==> flow/design.v <==
module alu (input signed [31:0] in1, input signed [31:0] in2, input [3:0] opCode, input [4:0] shiftAmt, output signed [31:0] result);
	assign result = opCode == 0 ? in1 + in2 :
			opCode == 1 ? in1 - in2 :
			opCode == 2 ? in1 & in2 :
			opCode == 3 ? in1 | in2 :
			opCode == 4 ? in1 << shiftAmt :
			opCode == 5 ? in1 >> shiftAmt :
			opCode == 6 ? in1 >>> shiftAmt :
			opCode == 7 ? in1 > in2 ? 1 : 0 :
			opCode == 8 ? in1 < in2 ? 1 : 0 : 0;
endmodule
module mux (input selCh, input [31:0] inCh0, input [31:0] inCh1, output [31:0] selData);
	assign selData = selCh == 0 ? inCh0 :
			  selCh == 1 ? inCh1 : 0;
endmodule
module registerFile (input wrEnable, input [4:0] wrReg, input [31:0] wrData, input [4:0] rdReg1, output [31:0] rdData1, input [4:0] rdReg2, output [31:0] rdData2, input clk);
	reg [31:0] regFile [31:0];
	assign rdData1 = regFile[rdReg1];
	assign rdData2 = regFile[rdReg2];
	always @(posedge clk) begin if (wrEnable) begin regFile[wrReg] <= wrData; end end
endmodule
module project (input wrEnable, input [4:0] wrReg, input [4:0] rdReg1, input [4:0] rdReg2, input clk, input [3:0] opCode, input [4:0] shiftAmt, output signed [31:0] result, input selCh, input [31:0] selData);
	wire [31:0] selected;
	wire signed [31:0] rdData1;
	wire signed [31:0] rdData2;
	registerFile regFile1 (wrEnable, wrReg, selected, rdReg1, rdData1, rdReg2, rdData2, clk);
	alu alu1 (rdData1, rdData2, opCode, shiftAmt, result);
	mux m1 (selCh, selData, result, selected);
endmodule
### Tool chain data of project

The steps from the RTL of project to its reports follow in flow order.
Lines are those of the file above, counted from 1.
Operators carry their Yosys type and port widths (W data, S select, Z words).
Library cell names are shortened.
The mark -- stands for no value.

* top module: project
* clock port: clk
* standard-cell library: sky130hd
* timing corner: tt_025C_1v80

### After elaboration

Counts by Yosys on the flattened word-level netlist (proc, flatten, opt, wreduce; memories kept). Register bits leave out memories and registers merged into their read ports (data or address); mux counts leave out enables and synchronous resets folded into registers. Print and check cells are left out. Cells with the same type and inputs are merged into one.
Memory sizes are those after Yosys's memory passes, which may raise the word count (mostly to a power of two), join words into wider ones and drop unused or constant bits.

* output and inout port bits: 32
* memory bits (writable): 1024
* elaborated cells: 34
* memories kept: 1
* flip-flop bits (word level): 0
* input bits: 59

* $lt $le $gt $ge: 2
* add/sub/neg operators: 2
* reductions and logical operators: 1
* multiplexer cells: 15
* shift operators: 3
* equality and inequality tests: 8
* bitwise operators: 2

Memory list
* regFile1.regFile: words 32, bits a word 32, read ports 2, wr ports 1, RTL line 17 `reg [31:0] regFile [31:0];`

Operators with widths (count)
* $mux W32: 11
* $add A32 B32 Y32: 1
* $sub A32 B32 Y32: 1
* $gt A32 B32 Y1: 1
* $lt A32 B32 Y1: 1
* $and A32 B32 Y32: 1
* $or A32 B32 Y32: 1
* $shl A32 B5 Y32: 1
* $shr A32 B5 Y32: 1
* $sshr A32 B5 Y32: 1
* $eq A4 B3 Y1 const B: 4
* $eq A4 B2 Y1 const B: 2
* $mux W5: 1
* $eq A4 B1 Y1 const B: 1
* $eq A4 B4 Y1 const B: 1
* $logic_not A4 Y1: 1
* $mux W1: 3

### Longest topological paths

Longest topological path by Yosys (ltp), each cell counted once; first at word level (registers and memories cut), then after technology mapping (sequential cells cut; the memories' decode and read muxes count).

* depth in word-level cells: 13
* ABC_AREA: 0
* depth in mapped cells: 25
* gate-level depth less buffers: 19

### Mapped cells and area

Yosys stat after the flow's synthesis: flattened, memories mapped to cells. It holds for the ABC_AREA given above (unset counts as 0); a run with the other value may have another netlist.
The area totals of this step are shown rounded.

* sequential part of the area: 30750 um^2
* cell area after synthesis: 56550 um^2
* buffers: 299
* cells in the netlist: 3769
* mapped flip-flops: 1024

Cell types
* edfxtp_1: count 1024, area in all 3.07E+04 um^2
* mux4_2: count 447, area in all 1.01E+04 um^2
* mux2i_1: count 415, area in all 4.15E+03 um^2
* a22oi_1: count 178, area in all 1.34E+03 um^2
* ha_1: count 96, area in all 1.2E+03 um^2
* nor2_1: count 188, area in all 705.677 um^2
* nand2_1: count 169, area in all 634.358 um^2
* a21oi_1: count 116, area in all 580.557 um^2
* clkbuf_1: count 152, area in all 570.547 um^2
* o21ai_0: count 84, area in all 420.403 um^2
* nand3_1: count 75, area in all 375.36 um^2
* mux2_2: count 32, area in all 360.346 um^2
* inv_1: count 91, area in all 341.578 um^2
* a31oi_1: count 46, area in all 287.776 um^2
* buf_2: count 56, area in all 280.269 um^2
* o22ai_1: count 44, area in all 275.264 um^2
* a22o_1: count 29, area in all 253.994 um^2
* a211oi_1: count 29, area in all 217.709 um^2

Not listed: further types 71, cells in them 498.
By module: a second synthesis without flattening, with its own total; a netlist apart from the flattened one above.

* cell total of the unflattened synthesis: 4666
* area total of the unflattened synthesis: 58310 um^2

Each row is one instance without its submodules.

By module
* registerFile: instances 1, area 48790 um^2, cells 3386, sequential area 30750 um^2
* alu: instances 1, area 8981 um^2, cells 1244, sequential area 0.0 um^2
* mux: instances 1, area 544.3 um^2, cells 36, sequential area 0.0 um^2
* project: instances 1, area 0.0 um^2, cells 0, sequential area 0.0 um^2

### Timing after synthesis

OpenSTA on the mapped netlist: ideal clock, no wires. The path of least setup slack (recovery checks aside). Input and output delay are each 20% of the period. Register names are those of the netlist, which keeps one name where synthesis merged equal registers.

* kind: input to output
* from: in rdReg2[0]
* to: out result[31]
* external input delay: 2000 ps
* clock period: 10000 ps
* setup slack: 907 ps
* delay of the path: 5093 ps
* external output delay: 2000 ps
* data required time: 8000 ps
* time at the first pin: 2000 ps
* driving pins on the path: 17
* data arrival time: 7093 ps
* path buffers: 3
* period reached after synthesis: 9093 ps

"delay of the path" is the arrival time less input delay plus setup time.
A path that ends at an output port has no setup time.
"driving pins on the path" counts driving pins, that of a launching flip-flop among them; a cell with two outputs on the path counts twice.
"period reached after synthesis" is the clock period less the worst setup slack; recovery checks do not enter. This is arithmetic on one report: input and output delays are still those of the set period (20% each).
Between the ends stands the longest chain of elaborated cells between them, by number of cells; it is not shown to be the way that was timed. Of several equally long chains one is given.
A line is the first line of the expression or statement that the cell stems from. Yosys adds cells for indexed reads and writes and turns some case tables into memories.
The chain passes a memory read, where the word-level depth is cut; so it can be longer than that depth.

* cell sequence: clkbuf_1 > clkbuf_1 > buf_1 > mux4_2 > mux4_2 > mux2i_1 > ha_1 > a211oi_1 > o21ai_0 > a41oi_1 > o21bai_1 > a311o_1 > a31oi_1 > o21ai_0 > a211o_1 > and3_1 > o31ai_1
* length of the longest elaborated chain: 6
* elaborated cells between the ends (all ways): 9
* source lines of those cells: 5
* those cells by class: add/sub (2); mux (4); logic (2); memory (1)

Ends and longest elaborated chain, post-synthesis
* start: declaration: RTL line 22 `module project (input wrEnable, input [4:0] wrReg, input [4:0] rdReg1, input [4:0] rdReg2, input clk, input [3 ...`
* $mem_v2 Z32 W32: RTL line 17 `reg [31:0] regFile [31:0];`
* $or A32 B32 Y32: RTL line 5 `opCode == 3 ? in1 | in2 :`
* $mux W32: RTL line 5
* $mux W32: RTL line 4 `opCode == 2 ? in1 & in2 :`
* $mux W32: RTL line 3 `opCode == 1 ? in1 - in2 :`
* $mux W32: RTL line 2 `assign result = opCode == 0 ? in1 + in2 :`
* end: declaration: RTL line 22

### Path in the finished layout

From the final timing report of entry A: the path of least setup slack in the routed layout; clock arrival at registers is part of the times.
The path's times are printed in steps of 10 ps; the period is the one set.

* kind: input to output
* from: in rdReg2[0]
* to: out result[31]
* driving pins on the path: 20
* time at the first pin: 1980 ps
* data required time: 7900 ps
* external output delay: 1980 ps
* path buffers: 6
* clock period: 9880 ps
* setup slack: 1080 ps
* data arrival time: 6820 ps
* external input delay: 1980 ps

Between the ends stands the longest chain of elaborated cells between them, by number of cells; it is not shown to be the way that was timed. Of several equally long chains one is given.
The chain passes a memory read, where the word-level depth is cut; so it can be longer than that depth.

* cell sequence: buf_16 > buf_12 > buf_12 > buf_16 > mux4_2 > mux4_2 > mux2i_4 > inv_2 > ha_4 > or4_4 > a41oi_4 > o21bai_4 > a311o_2 > a31oi_4 > o21ai_2 > a211o_1 > and3_4 > o31ai_4 > buf_12 > buf_6
* length of the longest elaborated chain: 6
* elaborated cells between the ends (all ways): 9
* source lines of those cells: 5
* those cells by class: add/sub (2); mux (4); logic (2); memory (1)

Ends and longest elaborated chain, post-layout
* start: declaration: RTL line 22 `module project (input wrEnable, input [4:0] wrReg, input [4:0] rdReg1, input [4:0] rdReg2, input clk, input [3 ...`
* $mem_v2 Z32 W32: RTL line 17 `reg [31:0] regFile [31:0];`
* $or A32 B32 Y32: RTL line 5 `opCode == 3 ? in1 | in2 :`
* $mux W32: RTL line 5
* $mux W32: RTL line 4 `opCode == 2 ? in1 & in2 :`
* $mux W32: RTL line 3 `opCode == 1 ? in1 - in2 :`
* $mux W32: RTL line 2 `assign result = opCode == 0 ? in1 + in2 :`
* end: declaration: RTL line 22

Appendix: measured runs

5 stored runs of project in the flow (synthesis by Yosys, layout by OpenROAD, sky130hd cells), in arbitrary order. Constraints: input delay and output delay 20% of the set period each, output load 0.01 pF.
By "clock period reached" is meant the clock period of the run minus its worst setup slack. This is arithmetic on one report: input and output delays are still those of the set period (20% each).
"time on the worst setup path" = time allowed to the worst setup path (clock period - input delay - output delay, where it has them) - its slack; a late launch clock adds to it, a late capture clock takes from it.
By "total power after layout" is meant OpenSTA's value without simulated activity: inputs other than the clock are taken to toggle once in ten clock periods, and the tool carries that through the logic.
"time on the worst setup path" is known to 10 ps.
The results are shown rounded.

### Entry A

Settings: `SETUP_SLACK_MARGIN=2.78`, `period_ns=9.88`, `CAP_MARGIN=20`, `CORE_MARGIN=2`, `CORE_UTILIZATION=40`, `SLEW_MARGIN=20`

- Utilization in the final report: 50.3 %
- Setup slack of the critical path: 1,082 ps
- Total power after layout: 11,760 µW
- Area of the standard cells in the finished layout: 70,300 um^2
- Worst hold slack after layout: 2,012 ps
- Time on the worst setup path: 4,850 ps
- Kind of the worst setup path: input to output
- Clock period reached: 8,798 ps
- Cell area after synthesis: 56,550 um^2
- Overall die area: 144,400 um^2

### Entry B

Settings: `ABC_AREA=1`, `CAP_MARGIN=10`, `CELL_PAD_IN_SITES_DETAIL_PLACEMENT=0`, `CELL_PAD_IN_SITES_GLOBAL_PLACEMENT=3`, `CORE_ASPECT_RATIO=0.66`, `CORE_UTILIZATION=34`, `CTS_CLUSTER_SIZE=32`, `HOLD_SLACK_MARGIN=0.3`, `MAX_ROUTING_LAYER=met4`, `MIN_ROUTING_LAYER=met1`, `PLACE_DENSITY_LB_ADDON=0.19`, `SETUP_SLACK_MARGIN=0.96`, `SLEW_MARGIN=15`, `TNS_END_PERCENT=35`, `period_ns=7.17`, `CORE_MARGIN=2`

- Utilization in the final report: 44.7 %
- Setup slack of the critical path: -84 ps
- Total power after layout: 16,830 µW
- Area of the standard cells in the finished layout: 77,400 um^2
- Worst hold slack after layout: 1,621 ps
- Time on the worst setup path: 4,390 ps
- Kind of the worst setup path: input to output
- Clock period reached: 7,254 ps
- Cell area after synthesis: 59,410 um^2
- Overall die area: 178,200 um^2

### Entry C

Settings: `ABC_AREA=0`, `CAP_MARGIN=40`, `CELL_PAD_IN_SITES_DETAIL_PLACEMENT=0`, `CELL_PAD_IN_SITES_GLOBAL_PLACEMENT=1`, `CORE_ASPECT_RATIO=0.86`, `CORE_UTILIZATION=20`, `CTS_CLUSTER_SIZE=66`, `GPL_ROUTABILITY_DRIVEN=0`, `GPL_TIMING_DRIVEN=0`, `PLACE_DENSITY_LB_ADDON=0.1`, `SETUP_SLACK_MARGIN=-0.06`, `TNS_END_PERCENT=65`, `period_ns=10.1`, `CORE_MARGIN=2`, `SLEW_MARGIN=20`

- Utilization in the final report: 26.2 %
- Setup slack of the critical path: -119 ps
- Total power after layout: 12,320 µW
- Area of the standard cells in the finished layout: 73,990 um^2
- Worst hold slack after layout: 2,037 ps
- Time on the worst setup path: 6,180 ps
- Kind of the worst setup path: input to output
- Clock period reached: 10,219 ps
- Cell area after synthesis: 56,550 um^2
- Overall die area: 287,100 um^2

### Entry D

Settings: `CELL_PAD_IN_SITES_DETAIL_PLACEMENT=0`, `CELL_PAD_IN_SITES_GLOBAL_PLACEMENT=3`, `CORE_ASPECT_RATIO=0.66`, `CORE_UTILIZATION=34`, `CTS_CLUSTER_SIZE=35`, `MAX_ROUTING_LAYER=met5`, `MIN_ROUTING_LAYER=met1`, `PLACE_DENSITY_LB_ADDON=0.29`, `SETUP_SLACK_MARGIN=-0.14`, `SLEW_MARGIN=0`, `TNS_END_PERCENT=35`, `period_ns=5.62`, `CAP_MARGIN=20`, `CORE_MARGIN=2`

- Utilization in the final report: 47.8 %
- Setup slack of the critical path: -1,514 ps
- Total power after layout: 21,970 µW
- Area of the standard cells in the finished layout: 78,920 um^2
- Worst hold slack after layout: 1,313 ps
- Time on the worst setup path: 4,890 ps
- Kind of the worst setup path: input to output
- Clock period reached: 7,134 ps
- Cell area after synthesis: 56,550 um^2
- Overall die area: 169,700 um^2

### Entry E

Settings: `ABC_AREA=1`, `CAP_MARGIN=0`, `CELL_PAD_IN_SITES_DETAIL_PLACEMENT=0`, `CELL_PAD_IN_SITES_GLOBAL_PLACEMENT=3`, `CORE_ASPECT_RATIO=0.66`, `CORE_UTILIZATION=34`, `CTS_CLUSTER_SIZE=85`, `HOLD_SLACK_MARGIN=0.3`, `MAX_ROUTING_LAYER=met4`, `MIN_ROUTING_LAYER=met1`, `PLACE_DENSITY_LB_ADDON=0.18`, `SETUP_SLACK_MARGIN=0.96`, `SLEW_MARGIN=15`, `TNS_END_PERCENT=35`, `period_ns=7.17`, `CORE_MARGIN=2`

- Utilization in the final report: 46.0 %
- Setup slack of the critical path: -59 ps
- Total power after layout: 17,510 µW
- Area of the standard cells in the finished layout: 79,730 um^2
- Worst hold slack after layout: 1,520 ps
- Time on the worst setup path: 4,360 ps
- Kind of the worst setup path: input to output
- Clock period reached: 7,229 ps
- Cell area after synthesis: 59,410 um^2
- Overall die area: 178,200 um^2
